==> flow/design.v <==
module key(
    input clk, rst,
    input [3:0] key_in,
    output reg [2:0] key_val
);
    localparam CNT_MAX = 4'd9;  
    reg [3:0] cnt;
    always @(posedge clk or negedge rst) begin
        if (!rst) begin
            cnt <= 4'd0;
        end else begin
            if (key_in[0] && key_in[1] && key_in[2] && key_in[3]) begin
                cnt <= 4'd0;
            end else begin
                cnt <= (cnt == CNT_MAX) ? cnt : (cnt + 1'b1);
            end
        end
    end
    always @(posedge clk or negedge rst) begin
        if (!rst) begin
            key_val <= 3'd0;
        end else if (cnt == CNT_MAX - 1'b1) begin
            if (~key_in[0]) begin
                key_val <= 3'd1;
            end else if (~key_in[1]) begin
                key_val <= 3'd2;
            end else if (~key_in[2]) begin
                key_val <= 3'd3;
            end else if (~key_in[3]) begin
                key_val <= 3'd4;
            end
        end else begin
            key_val <= 3'd0;
        end
    end
endmodule
module seg(
    input clk, rst,
    input [20:0] data,
    output reg [6:0] seg,
    output reg [7:0] sel
);
    localparam  CNT_MAX = 2'd3;  
    localparam  DIGIT0 = 7'b100_0000,
                DIGIT1 = 7'b111_1001,
                DIGIT2 = 7'b010_0100,
                DIGIT3 = 7'b011_0000,
                DIGIT4 = 7'b001_1001,
                DIGIT5 = 7'b001_0010,
                DIGIT6 = 7'b000_0010,
                DIGIT7 = 7'b111_1000,
                DIGIT8 = 7'b000_0000,
                DIGIT9 = 7'b001_0000,
                DASH   = 7'b011_1111;
    reg [1:0] cnt;
    reg [2:0] idx;
    always @(posedge clk or negedge rst) begin
        if (!rst) begin
            cnt <= 2'd0;
            idx <= 3'd0;
            sel <= 8'b1111_1111;
        end else begin
            sel <= ~(1'b1 << idx);
            if (cnt == CNT_MAX) begin  
                cnt <= 2'd0;
                idx <= (idx == 3'd7) ? 3'd0 : (idx + 1'b1);  
            end else begin
                cnt <= cnt + 1'b1;
            end
        end
    end
    reg [6:0] digit;
    always @(*) begin
        case (idx)
            3'd0: digit = data[6:0] % 4'd10;
            3'd1: digit = data[6:0] / 4'd10;
            3'd2: digit = 4'd10;
            3'd3: digit = data[13:7] % 4'd10;
            3'd4: digit = data[13:7] / 4'd10;
            3'd5: digit = 4'd10;
            3'd6: digit = data[20:14] % 4'd10;
            3'd7: digit = data[20:14] / 4'd10;
            default: ;
        endcase
        case (digit)
            4'd0: seg = DIGIT0;
            4'd1: seg = DIGIT1;
            4'd2: seg = DIGIT2;
            4'd3: seg = DIGIT3;
            4'd4: seg = DIGIT4;
            4'd5: seg = DIGIT5;
            4'd6: seg = DIGIT6;
            4'd7: seg = DIGIT7;
            4'd8: seg = DIGIT8;
            4'd9: seg = DIGIT9;
            4'd10: seg = DASH;
            default: seg = 7'dx;
        endcase
    end
endmodule
module clock (
    input clk, rst,
    input [2:0] key_val,
    output reg [20:0] data,
    output reg [2:0] led
);
    localparam  S1 = 3'd1,
                S2 = 3'd2,
                S3 = 3'd3,
                S4 = 3'd4;
    localparam  RUNNING = 1'b0,
                SETTING = 1'b1;
    reg current_state, next_state;
    always @(posedge clk or negedge rst) begin
        if (!rst) begin
            current_state <= RUNNING;
        end else begin
            current_state <= next_state;
        end
    end
    always @(*) begin
        next_state = current_state;
        case (current_state)
            RUNNING: begin
                if (key_val == S2) begin
                    next_state = SETTING;
                end else begin
                    next_state = RUNNING;
                end
            end
            SETTING: begin
                if (key_val == S4) begin
                    next_state = RUNNING;
                end else begin
                    next_state = SETTING;
                end
            end
            default: begin ; end
        endcase
    end
    reg [9:0] cnt;
    localparam CNT_MAX = 10'd999;  
    reg [1:0] choice;
    localparam  SEC     = 2'b00,
                MIN     = 2'b01,
                HOUR    = 2'b11;
    always @(posedge clk or negedge rst) begin
        if (!rst) begin
            data <= 21'd0;
            cnt <= 10'd0;
        end else begin
            case (current_state)
                RUNNING: begin
                    if (cnt == CNT_MAX) begin
                        cnt <= 10'd0;
                        if (data[5:0] == 6'd59) begin
                            data[5:0] <= 6'd0;
                            if (data[12:7] == 6'd59) begin
                                data[12:7] <= 6'd0;
                                if (data[18:14] == 5'd23) begin
                                    data <= 21'd0;
                                end else begin
                                    data[18:14] <= data[18:14] + 1'b1;
                                end
                            end else begin
                                data[12:7] <= data[12:7] + 1'b1;
                            end
                        end else begin
                            data[5:0] <= data[5:0] + 1'b1;
                        end
                    end else begin
                        cnt <= cnt + 1'b1;
                    end
                end
                SETTING: begin
                    cnt <= 10'd0;
                    if (key_val == S3) begin
                        case (choice)
                            SEC: begin
                                data[5:0] <= (data[5:0] == 6'd59) ? 6'd0 : (data[5:0] + 1'b1);
                            end
                            MIN: begin
                                data[12:7] <= (data[12:7] == 6'd59) ? 6'd0 : (data[12:7] + 1'b1);
                            end
                            HOUR: begin
                                data[18:14] <= (data[18:14] == 5'd23) ? 5'd0 : (data[18:14] + 1'b1);
                            end
                            default: begin ; end
                        endcase
                    end
                end
                default: begin ; end
            endcase
        end
    end
    always @(posedge clk or negedge rst) begin
        if (!rst) begin
            choice <= SEC;
        end else begin
            case (current_state)
                RUNNING: begin
                    choice <= SEC;
                end
                SETTING: begin
                    if (key_val == S2) begin
                        case (choice)
                            SEC: begin choice <= MIN; end
                            MIN: begin choice <= HOUR; end
                            HOUR: begin choice <= SEC; end
                            default: begin ; end
                        endcase
                    end
                end
                default: begin ; end
            endcase
        end
    end
    always @(*) begin
        led = 3'b111;
        case (current_state)
            RUNNING: begin
                led = 3'b111;
            end
            SETTING: begin
                case (choice)
                    SEC: begin led = 3'b110; end
                    MIN: begin led = 3'b101; end
                    HOUR: begin led = 3'b011; end
                    default: begin ; end
                endcase
            end
            default: begin ; end
        endcase
    end
endmodule
module stopwatch (
    input clk, rst,
    input [2:0] key_val,
    output reg [20:0] data
);
    localparam  S1 = 3'd1,
                S2 = 3'd2,
                S3 = 3'd3,
                S4 = 3'd4;
    localparam  IDLE    = 2'b00,
                RUNNING = 2'b01,
                PAUSED  = 2'b11;
    reg [1:0] current_state, next_state;
    always @(posedge clk or negedge rst) begin
        if (!rst) begin
            current_state <= IDLE;
        end else begin
            current_state <= next_state;
        end
    end
    always @(*) begin
        next_state = current_state;
        case (current_state)
            IDLE: begin
                if (key_val == S2) begin
                    next_state = RUNNING;
                end else begin
                    next_state = IDLE;
                end
            end
            RUNNING: begin
                if (key_val == S2 ||
                    (data[6:0] == 7'd99 && data[12:7] == 6'd59 && data[20:14] == 7'd99)) begin
                    next_state = PAUSED;
                end else begin
                    next_state = RUNNING;
                end
            end
            PAUSED: begin
                if (key_val == S2) begin
                    next_state = RUNNING;
                end else if (key_val == S3) begin
                    next_state = IDLE;
                end else begin
                    next_state = PAUSED;
                end
            end
            default: begin ; end
        endcase
    end
    reg [3:0] cnt;
    localparam CNT_MAX = 4'd9;  
    always @(posedge clk or negedge rst) begin
        if (!rst) begin
            data <= 21'd0;
            cnt <= 4'd0;
        end else begin
            case (current_state)
                IDLE: begin
                    data <= 21'd0;
                    cnt <= 4'd0;
                end
                RUNNING: begin
                    if (data[6:0] == 7'd99 && data[12:7] == 6'd59 && data[20:14] == 7'd99) begin
                    end else if (cnt == CNT_MAX) begin
                        cnt <= 4'd0;
                        if (data[6:0] == 7'd99) begin
                            data[6:0] <= 7'd0;
                            if (data[12:7] == 6'd59) begin
                                data[12:7] <= 6'd0;
                                data[20:14] <= data[20:14] + 1'b1;
                            end else begin
                                data[12:7] <= data[12:7] + 1'b1;
                            end
                        end else begin
                            data[6:0] <= data[6:0] + 1'b1;
                        end
                    end else begin
                        cnt <= cnt + 1'b1;
                    end
                end
                PAUSED: begin
                end
                default: begin ; end
            endcase
        end
    end
endmodule
module blink(
    input clk, rst, en,
    output reg led
);
    localparam CNT_MAX = 10'd999;  
    reg [9:0] cnt;
    always @(posedge clk or negedge rst) begin
        if (!rst) begin
            cnt <= 10'd0;
            led <= 1'b0;
        end else if (en) begin
            if (cnt == (CNT_MAX >> 1'b1)) begin
                cnt <= 10'd0;
                led <= ~led;
            end else begin
                cnt <= cnt + 1'b1;
            end
        end else begin
            cnt <= 10'd0;
            led <= 1'b0;
        end
    end
endmodule
module buzz(
    input clk, rst, en,
    output buz
);
    localparam CNT_MAX = 3'd7;  
    reg [2:0] cnt;
    always @(posedge clk or negedge rst) begin
        if (!rst) begin
            cnt <= 3'd0;
        end else if (en) begin
            cnt <= (cnt == CNT_MAX) ? 3'd0 : (cnt + 1'b1);
        end else begin
            cnt <= 3'd0;
        end
    end
    assign buz = (cnt <= (CNT_MAX >> 1'b1)) ? 1'b0 : 1'b1;  
endmodule
module timer (
    input clk, rst,
    input [2:0] key_val,
    output reg [20:0] data,
    output reg [2:0] led,
    output buz
);
    localparam  S1 = 3'd1,
                S2 = 3'd2,
                S3 = 3'd3,
                S4 = 3'd4;
    reg en_blink;
    wire led_blink;
    blink u_blink(
        .clk(clk),
        .rst(rst),
        .en(en_blink),
        .led(led_blink)
    );
    reg en_buz;
    reg [9:0] cnt_buz;
    reg [2:0] cnt_repeat;
    localparam REPEATS_MAX = 3'd5;
    buzz u_buzz(
        .clk(clk),
        .rst(rst),
        .en(en_buz),
        .buz(buz)
    );
    localparam  SETTING = 2'b00,
                RUNNING = 2'b01,
                PAUSED = 2'b11,
                TIMEUP = 2'b10;
    reg [1:0] current_state, next_state;
    always @(posedge clk or negedge rst) begin
        if (!rst) begin
            current_state <= SETTING;
        end else begin
            current_state <= next_state;
        end
    end
    always @(*) begin
        next_state = current_state;
        case (current_state)
            SETTING: begin
                if (key_val == S4) begin
                    next_state = RUNNING;
                end else begin
                    next_state = SETTING;
                end
            end
            RUNNING: begin
                if (data == 21'd0) begin
                    next_state = TIMEUP;
                end else begin
                    if (key_val == S4) begin
                        next_state = PAUSED;
                    end else if (key_val == S3) begin
                        next_state = SETTING;
                    end else begin
                        next_state = RUNNING;
                    end
                end
            end
            PAUSED: begin
                if (key_val == S4) begin
                    next_state = RUNNING;
                end else if (key_val == S3) begin
                    next_state = SETTING;
                end else begin
                    next_state = PAUSED;
                end
            end
            TIMEUP: begin
                if (key_val == S4) begin
                    next_state = SETTING;
                end else begin
                    next_state = TIMEUP;
                end
            end
            default: begin ; end
        endcase
    end
    reg [20:0] data_tmp;
    reg [9:0] cnt;
    localparam CNT_MAX = 10'd999;  
    reg [1:0] choice;
    localparam  SEC     = 2'b00,
                MIN     = 2'b01,
                HOUR    = 2'b11;
    always @(posedge clk or negedge rst) begin
        if (!rst) begin
            data <= 21'd0;
            cnt <= 10'd0;
            data_tmp <= 21'd0;
        end else begin
            case (current_state)
                SETTING: begin
                    cnt <= 10'd0;
                    data <= data_tmp;
                    if (key_val == S3) begin
                        case (choice)
                            SEC: begin
                                data[5:0] <= (data[5:0] == 6'd59) ? 6'd0 : (data[5:0] + 1'b1);
                                data_tmp[5:0] <= (data[5:0] == 6'd59) ? 6'd0 : (data[5:0] + 1'b1);
                            end
                            MIN: begin
                                data[12:7] <= (data[12:7] == 6'd59) ? 6'd0 : (data[12:7] + 1'b1);
                                data_tmp[12:7] <= (data[12:7] == 6'd59) ? 6'd0 : (data[12:7] + 1'b1);
                            end
                            HOUR: begin
                                data[18:14] <= (data[18:14] == 5'd23) ? 5'd0 : (data[18:14] + 1'b1);
                                data_tmp[18:14] <= (data[18:14] == 5'd23) ? 5'd0 : (data[18:14] + 1'b1);
                            end
                            default: begin ; end
                        endcase
                    end
                end
                RUNNING: begin
                    if (cnt == CNT_MAX) begin
                        cnt <= 10'd0;
                        if (data[5:0] == 6'd0) begin
                            data[5:0] <= 6'd59;
                            if (data[12:7] == 6'd0) begin
                                data[12:7] <= 6'd59;
                                data[18:14] <= data[18:14] - 1'b1;
                            end else begin
                                data[12:7] <= data[12:7] - 1'b1;
                            end
                        end else begin
                            data[5:0] <= data[5:0] - 1'b1;
                        end
                    end else begin
                        cnt <= cnt + 1'b1;
                    end
                end
                PAUSED: begin
                end
                TIMEUP: begin
                end
                default: begin ; end
            endcase
        end
    end
    always @(posedge clk or negedge rst) begin
        if (!rst) begin
            choice <= SEC;
        end else begin
            case (current_state)
                SETTING: begin
                    if (key_val == S2) begin
                        case (choice)
                            SEC: begin choice <= MIN; end
                            MIN: begin choice <= HOUR; end
                            HOUR: begin choice <= SEC; end
                            default: begin ; end
                        endcase
                    end
                end
                RUNNING: begin
                    choice <= SEC;
                end
                PAUSED: begin
                end
                TIMEUP: begin
                end
                default: begin ; end
            endcase
        end
    end
    always @(*) begin
        led = 3'b111;
        en_blink = 1'b0;
        case (current_state)
            SETTING: begin
                case (choice)
                    SEC: begin led = 3'b110; end
                    MIN: begin led = 3'b101; end
                    HOUR: begin led = 3'b011; end
                    default: begin ; end
                endcase
            end
            RUNNING: begin
                led = 3'b111;
            end
            PAUSED: begin
            end
            TIMEUP: begin
                en_blink = 1'b1;
                led = {2'b11, led_blink};
            end
            default: begin ; end
        endcase
    end
    always @(posedge clk or negedge rst) begin
        if (!rst) begin
            en_buz <= 1'b0;
            cnt_buz <= 10'd0;
            cnt_repeat <= 3'd0;
        end else begin
            case (current_state)
                SETTING: begin
                    en_buz <= 1'b0;
                    cnt_buz <= 10'd0;
                    cnt_repeat <= 3'd0;
                end
                RUNNING: begin
                end
                PAUSED: begin
                end
                TIMEUP: begin
                    if (cnt_repeat < REPEATS_MAX) begin
                        if (cnt_buz <= (CNT_MAX >> 1'b1)) begin
                            en_buz <= 1'b1;
                            cnt_buz <= cnt_buz + 1'b1;
                        end else if (cnt_buz < CNT_MAX) begin
                            en_buz <= 1'b0;
                            cnt_buz <= cnt_buz + 1'b1;
                        end else begin
                            cnt_buz <= 10'd0;
                            cnt_repeat <= cnt_repeat + 1'b1;
                        end
                    end else begin
                        en_buz <= 1'b0;
                    end
                end
                default: begin ; end
            endcase
        end
    end
endmodule
module top(
    input clk, rst,
    input [3:0] key_in,
    output [6:0] seg,
    output [7:0] sel,
    output reg [2:0] led, sel_led,
    output buz
);
    wire [2:0] key_val;
    localparam  S1 = 3'd1,
                S2 = 3'd2,
                S3 = 3'd3,
                S4 = 3'd4;
    key u_key(
        .clk(clk),
        .rst(rst),
        .key_in(key_in),
        .key_val(key_val)
    );
    reg [20:0] data_to_show;
    seg u_seg(
        .clk(clk),
        .rst(rst),
        .seg(seg),
        .sel(sel),
        .data(data_to_show)
    );
    wire [20:0] data_clock, data_stopwatch, data_timer;
    wire [2:0] led_clock, led_timer;
    wire [2:0] key_val_clock, key_val_stopwatch, key_val_timer;
    reg [1:0] current_state, next_state;
    localparam  CLOCK       = 2'b00,
                STOPWATCH   = 2'b01,
                TIMER       = 2'b11;
    assign key_val_clock = (current_state == CLOCK) ? key_val : 3'd0;
    assign key_val_stopwatch = (current_state == STOPWATCH) ? key_val : 3'd0;
    assign key_val_timer = (current_state == TIMER) ? key_val : 3'd0;
    clock u_clock (
        .clk(clk),
        .rst(rst),
        .key_val(key_val_clock),
        .data(data_clock),
        .led(led_clock)
    );
    stopwatch u_stopwatch (
        .clk(clk),
        .rst(rst),
        .key_val(key_val_stopwatch),
        .data(data_stopwatch)
    );
    timer u_timer (
        .clk(clk),
        .rst(rst),
        .key_val(key_val_timer),
        .data(data_timer),
        .led(led_timer),
        .buz(buz)
    );
    always @(posedge clk or negedge rst) begin
        if (!rst) begin
            current_state <= CLOCK;
        end else begin
            current_state <= next_state;
        end
    end
    always @(*) begin
        next_state = current_state;
        case (current_state)
            CLOCK: begin
                if (key_val == S1) begin
                    next_state = STOPWATCH;
                end else begin
                    next_state = CLOCK;
                end
            end
            STOPWATCH: begin
                if (key_val == S1) begin
                    next_state = TIMER;
                end else begin
                    next_state = STOPWATCH;
                end
            end
            TIMER: begin
                if (key_val == S1) begin
                    next_state = CLOCK;
                end else begin
                    next_state = TIMER;
                end
            end
            default: begin ; end
        endcase
    end
    always @(*) begin
        led = 3'b111;
        data_to_show = 20'd0;
        sel_led = 3'b111;
        case (current_state)
            CLOCK: begin
                led = 3'b110;
                data_to_show = data_clock;
                sel_led = led_clock;
            end
            STOPWATCH: begin
                led = 3'b101;
                data_to_show = data_stopwatch;
                sel_led = 3'b111;
            end
            TIMER: begin
                led = 3'b011;
                data_to_show = data_timer;
                sel_led = led_timer;
            end
            default: begin ; end
        endcase
    end
endmodule
Subject: tool reports on top

Hi,

* From RTL to reports: top
Tool output for the design above before and after an edit, in the order of the flow.
"before" refers to lines of the RTL above, "after" to lines of the edited file.
"change": "after" minus "before" as printed here. "relative change": 100 x difference / "before".
Library cell names are shortened.
Not given: --
- Design top :: top
- Clock port :: clk
- Library :: sky130hd
- Library corner :: tt_025C_1v80

* Diff
Unified diff, file above to edited file.
A script made this edit. It changes what the design does and was not meant as an optimisation.
#+begin_src diff
@@ -59,7 +59,5 @@
             cnt <= 2'd0;
             idx <= 3'd0;
-            sel <= 8'b1111_1111;
-        end else begin
-            sel <= ~(1'b1 << idx);
+        end else begin
             if (cnt == CNT_MAX) begin  
                 cnt <= 2'd0;
@@ -70,4 +68,5 @@
         end
     end
+    always @(*) sel = ~(1'b1 << idx);
     reg [6:0] digit;
     always @(*) begin
#+end_src

* Word level
Counts by Yosys on the flattened word-level netlist (proc, flatten, opt, wreduce; memories kept). Register bits leave out memories and registers merged into their read ports (data or address). Print and check cells are left out. Cells with the same type and inputs are merged into one.
Memory sizes are those after Yosys's memory passes, which may raise the word count (mostly to a power of two), join words into wider ones and drop unused or constant bits.
** Operators by class
- add/sub/neg operators :: before 22, after 22, change 0, relative change 0.00%
- divide/modulo/power cells :: before 6, after 6, change 0, relative change 0.00%
- $lt $le $gt $ge :: before 4, after 4, change 0, relative change 0.00%
- equality and inequality tests :: before 69, after 69, change 0, relative change 0.00%
- shift-type cells :: before 1, after 1, change 0, relative change 0.00%
- muxes and demuxes :: before 126, after 126, change 0, relative change 0.00%
- bitwise logic cells :: before 3, after 3, change 0, relative change 0.00%
- reductions and logical operators :: before 39, after 39, change 0, relative change 0.00%
Unchanged operator kinds not shown: 68.
** Bit counts
- bits in registers :: before 154, after 146, change -8, relative change -5.19%
- ROM bits :: before 112, after 112, change 0, relative change 0.00%
- memories kept :: before 1, after 1, change 0, relative change 0.00%
- bits of input ports :: before 6, after 6, change 0, relative change 0.00%
- output and inout port bits :: before 22, after 22, change 0, relative change 0.00%
- cells after elaboration :: before 303, after 302, change -1, relative change -0.33%
** Memories
- words x width with read and write ports :: before 16 x 7 bit 1R0W, after 16 x 7 bit 1R0W

* Depth
Depth = most cells in a row (Yosys ltp): at word level without a register or memory, in the mapped netlist without a sequential cell, where the memories' decode and read muxes count.
** Depth
- depth after elaboration :: before 7, after 7, change 0, relative change 0.00%
- ABC_AREA :: before 0, after 0
- mapped depth :: before 24, after 21, change -3, relative change -12.50%
- gate-level depth less buffers :: before 22, after 20, change -2, relative change -9.09%

* Synthesis result
The flow's flattened synthesis, as Yosys stat reports it; memories are mapped. The netlist is that of the ABC_AREA named above (0 if unset); the other value can give another one.
** Mapped netlist
- mapped cells :: before 1140, after 1127, change -13, relative change -1.14%
- chip area (Yosys) (um^2) :: before 9820.7, after 9784.4, change -36.3, relative change -0.37%
- area of sequential cells (um^2) :: before 4020.1, after 3809.9, change -210.2, relative change -5.23%
- flip-flops :: before 160, after 152, change -8, relative change -5.00%
** Cells by type
- nor2_1 :: before 117, after 95, change -22, relative change -18.80%
- a21oi_1 :: before 68, after 58, change -10, relative change -14.71%
- mux2_2 :: before 16, after 26, change +10, relative change +62.50%
- o21ai_0 :: before 94, after 103, change +9, relative change +9.57%
- dfstp_2 :: before 13, after 5, change -8, relative change -61.54%
- inv_1 :: before 40, after 46, change +6, relative change +15.00%
- nor3_1 :: before 26, after 20, change -6, relative change -23.08%
- a21o_1 :: before 10, after 4, change -6, relative change -60.00%
- clkbuf_1 :: before 33, after 28, change -5, relative change -15.15%
- nand3b_1 :: before 7, after 12, change +5, relative change +71.43%
- xnor2_1 :: before 24, after 20, change -4, relative change -16.67%
- a211oi_1 :: before 7, after 3, change -4, relative change -57.14%
- o211ai_1 :: before 6, after 2, change -4, relative change -66.67%
- o21ai_1 :: before 2, after 6, change +4, relative change +200.00%
- nand3_1 :: before 61, after 64, change +3, relative change +4.92%
- and3_1 :: before 25, after 22, change -3, relative change -12.00%
- nand2b_1 :: before 21, after 24, change +3, relative change +14.29%
- nor2b_1 :: before 20, after 17, change -3, relative change -15.00%
Unchanged cell types not shown: 18.
The list need not be complete.
The figures by module come from a second, unflattened synthesis with its own total; it is not the netlist above.
** Unflattened totals
- cells (unflattened synthesis) :: before 1212, after 1204, change -8, relative change -0.66%
- area (unflattened synthesis) (um^2) :: before 10923.0, after 10712.8, change -210.2, relative change -1.92%
Each row is one instance without its submodules.
** By module, before
- timer :: times used 1, cells 450, area 3955.0 um^2, seq. area 1629.1 um^2
- seg :: times used 1, cells 241, area 2092.0 um^2, seq. area 335.3 um^2
- clock :: times used 1, cells 173, area 1664.1 um^2, seq. area 777.0 um^2
- stopwatch :: times used 1, cells 166, area 1524.0 um^2, seq. area 676.9 um^2
- top :: times used 1, cells 80, area 619.3 um^2, seq. area 76.3 um^2
- blink :: times used 1, cells 53, area 554.3 um^2, seq. area 275.3 um^2
- key :: times used 1, cells 37, area 361.6 um^2, seq. area 175.2 um^2
- buzz :: times used 1, cells 12, area 152.6 um^2, seq. area 75.1 um^2
** By module, after
- timer :: times used 1, cells 450, area 3955.0 um^2, seq. area 1629.1 um^2
- seg :: times used 1, cells 233, area 1881.8 um^2, seq. area 125.1 um^2
- clock :: times used 1, cells 173, area 1664.1 um^2, seq. area 777.0 um^2
- stopwatch :: times used 1, cells 166, area 1524.0 um^2, seq. area 676.9 um^2
- top :: times used 1, cells 80, area 619.3 um^2, seq. area 76.3 um^2
- blink :: times used 1, cells 53, area 554.3 um^2, seq. area 275.3 um^2
- key :: times used 1, cells 37, area 361.6 um^2, seq. area 175.2 um^2
- buzz :: times used 1, cells 12, area 152.6 um^2, seq. area 75.1 um^2

* Worst setup path after synthesis
OpenSTA on the mapped netlist: ideal clock, no wires. The path of least setup slack (recovery checks aside). Input and output delay are each 20% of the period. Register names are those of the netlist, which keeps one name where synthesis merged equal registers.
** Timing path post-synthesis
- path kind :: before flip-flop to output port, after flip-flop to output port
- start point :: before register u_seg.idx[0], after register u_seg.idx[0]
- end point :: before output seg[4], after output seg[4]
- period (ns) :: before 10.0, after 10.0, change 0.0, relative change 0.00%
- time at the first pin (ns) :: before 0.000, after 0.000, change 0.000
- arrival time (ns) :: before 3.916, after 4.123, change +0.207, relative change +5.29%
- setup slack (ns) :: before 4.084, after 3.877, change -0.207
- path delay (ns) :: before 3.916, after 4.123, change +0.207, relative change +5.29%
- driving pins on the path :: before 19, after 22, change +3, relative change +15.79%
- buffers on the path :: before 1, after 1, change 0, relative change 0.00%
- period reached after synthesis (ns) :: before 5.916, after 6.123, change +0.207, relative change +3.50%
"path delay" is the arrival time less input delay plus setup time.
At an output port there is no setup time.
"driving pins on the path": output pins that drive a net of the path, with the launching flip-flop's if there is one; two outputs of one cell count as two.
"period reached after synthesis" is the clock period less the worst setup slack; recovery checks do not enter. This is arithmetic on one report: input and output delays are still those of the set period (20% each).
The rows between start and end are the longest chain of elaborated cells between them; the timing report does not say that the signal goes this way. Where chains are equally long, one stands for them.
A line is the first line of the expression or statement that the cell stems from. Yosys adds cells for indexed reads and writes and turns some case tables into memories.
A memory read counts as a cell of the chain, while the word-level depth stops at memories.
On the way, post-synthesis, before:
- Cells stage by stage :: dfrtp_1 > ha_1 > ha_1 > buf_2 > a221o_1 > a211o_1 > a311o_1 > or2_4 > inv_1 > ha_1 > and3b_1 > a32o_1 > nor2_1 > and2_1 > inv_1 > ha_1 > inv_1 > a21oi_1 > o31ai_2
- Length of the longest elaborated chain :: 5
** RTL lines, path post-synthesis, before
- start: declaration :: line 56 : reg [2:0] idx;
- start: assignment :: line 60 : idx <= 3'd0;
- start: assignment :: line 66 : idx <= (idx == 3'd7) ? 3'd0 : (idx + 1'b1);
- 3-bit by 2-bit == test with 1-bit output :: line 74 : case (idx)
- 2-bit OR reduction
- 7-bit case mux with 7-bit select :: line 74
- memory read 16 x 7 bit :: line 85 : case (digit)
- 7-bit 2-to-1 mux :: line 85
- end: declaration :: line 598 : output [6:0] seg,
On the way, post-synthesis, after:
- Cells stage by stage :: dfrtp_1 > ha_1 > ha_1 > buf_2 > nand2_1 > o21ai_0 > nand2_1 > nor3_1 > xnor2_1 > nand2_1 > o21ai_0 > ha_1 > inv_1 > a31oi_1 > o22ai_1 > a221oi_2 > o21ai_0 > a31oi_2 > inv_1 > ha_1 > mux2_4 > mux2i_4
- Length of the longest elaborated chain :: 5
** RTL lines, path post-synthesis, after
- start: declaration :: line 56 : reg [2:0] idx;
- start: assignment :: line 60 : idx <= 3'd0;
- start: assignment :: line 64 : idx <= (idx == 3'd7) ? 3'd0 : (idx + 1'b1);
- 3-bit by 2-bit == test with 1-bit output :: line 73 : case (idx)
- 2-bit OR reduction
- 7-bit case mux with 7-bit select :: line 73
- memory read 16 x 7 bit :: line 84 : case (digit)
- 7-bit 2-to-1 mux :: line 84
- end: declaration :: line 597 : output [6:0] seg,

* Path in the finished layout
From the final timing report of each run of pair 1: the path of least setup slack in the routed layout; clock arrival at registers is part of the times.
** Timing path post-layout
- path kind :: before flip-flop to output port, after flip-flop to output port
- start point :: before register (name not given), after register u_seg.idx[1]
- end point :: before output seg[3], after output seg[4]
- period (ns) :: before 7.99, after 7.99, change 0.00, relative change 0.00%
- time at the first pin (ns) :: before 0.42, after 0.42, change 0.00, relative change 0.00%
- arrival time (ns) :: before 5.79, after 5.78, change -0.01, relative change -0.17%
- setup slack (ns) :: before 0.60, after 0.61, change +0.01
- driving pins on the path :: before 15, after 22, change +7, relative change +46.67%
- buffers on the path :: before 1, after 1, change 0, relative change 0.00%
The rows between start and end are the longest chain of elaborated cells between them; the timing report does not say that the signal goes this way. Where chains are equally long, one stands for them.
A memory read counts as a cell of the chain, while the word-level depth stops at memories.
On the way, post-layout, before:
- Cells stage by stage :: dfrtp_1 > a222oi_1 > nor2_1 > a31oi_1 > mux2i_1 > mux2i_1 > ha_1 > or3_1 > a21oi_1 > a211oi_1 > o32ai_1 > ha_1 > a21o_1 > a21oi_1 > clkdlybuf4s50_1
** RTL lines, path post-layout, before
- end: declaration :: line 598 : output [6:0] seg,
before: Chain of elaborated cells between the ends: none given.
On the way, post-layout, after:
- Cells stage by stage :: dfrtp_1 > ha_1 > ha_1 > nand2_1 > o21ai_0 > nand2_1 > nor3_1 > xnor2_1 > nand2_1 > o21ai_0 > ha_1 > inv_1 > a31oi_1 > o22ai_1 > a221oi_2 > o21ai_0 > a31oi_2 > inv_1 > ha_1 > mux2_4 > mux2i_4 > clkdlybuf4s50_1
- Length of the longest elaborated chain :: 5
** RTL lines, path post-layout, after
- start: declaration :: line 56 : reg [2:0] idx;
- start: assignment :: line 60 : idx <= 3'd0;
- start: assignment :: line 64 : idx <= (idx == 3'd7) ? 3'd0 : (idx + 1'b1);
- 3-bit by 2-bit == test with 1-bit output :: line 73 : case (idx)
- 2-bit OR reduction
- 7-bit case mux with 7-bit select :: line 73
- memory read 16 x 7 bit :: line 84 : case (digit)
- 7-bit 2-to-1 mux :: line 84
- end: declaration :: line 597 : output [6:0] seg,

* Layout results
Both versions went through the flow (Yosys, OpenROAD) with the same settings in each pair. Constraints: input delay and output delay 20% of the set period each, output load 0.01 pF.
Flow settings, pair 1:
- CORE_UTILIZATION :: 40
- period_ns :: 7.99
- CAP_MARGIN :: 20
- CORE_MARGIN :: 2
- SLEW_MARGIN :: 20
** Final reports, pair 1
- synthesis area (um^2) :: before 9820.7, after 9784.4, change -36.3, relative change -0.37%
- die size (um^2) :: before 25821.3, after 25728.2, change -93.1, relative change -0.36%
- standard-cell area after routing (um^2) :: before 10875.4, after 10811.6, change -63.8, relative change -0.59%
- post-layout utilization :: before 0.45, after 0.447, change -0.003
- setup slack of the critical path (ns) :: before 0.604, after 0.610, change +0.006
- summed negative setup slack (ns) :: before 0.000, after 0.000, change 0.000
- smallest hold slack (ns) :: before 0.447, after 0.435, change -0.012
- total power of the final layout (W) :: before 0.001676, after 0.001633, change -0.000043, relative change -2.57%
- achieved period (ns) :: before 7.386, after 7.380, change -0.006, relative change -0.08%
Flow settings, pair 2:
- ABC_AREA :: 0
- CAP_MARGIN :: 0
- CORE_MARGIN :: 8
- CORE_UTILIZATION :: 35
- CTS_CLUSTER_DIAMETER :: 251
- CTS_CLUSTER_SIZE :: 21
- GPL_TIMING_DRIVEN :: 1
- PLACE_DENSITY_LB_ADDON :: 0.27
- SETUP_SLACK_MARGIN :: 2.13
- SLEW_MARGIN :: 5
- TNS_END_PERCENT :: 80
- period_ns :: 10.6
** Final reports, pair 2
- synthesis area (um^2) :: before 9820.7, after 9784.4, change -36.3, relative change -0.37%
- die size (um^2) :: before 33675.9, after 33562.2, change -113.7, relative change -0.34%
- standard-cell area after routing (um^2) :: before 10976.8, after 10915.5, change -61.3, relative change -0.56%
- post-layout utilization :: before 0.396, after 0.395, change -0.001
- setup slack of the critical path (ns) :: before 2.702, after 2.747, change +0.045
- summed negative setup slack (ns) :: before 0.000, after 0.000, change 0.000
- smallest hold slack (ns) :: before 0.435, after 0.425, change -0.010
- total power of the final layout (W) :: before 0.001297, after 0.001281, change -0.000016, relative change -1.23%
- achieved period (ns) :: before 7.898, after 7.853, change -0.045, relative change -0.57%
"achieved period" means the clock period less the worst setup slack. The figure is calculated, with input and output delays left at 20% of the set period.
"total power of the final layout" rests on the timing tool's default activity at the inputs, not on a simulated workload.

Regards
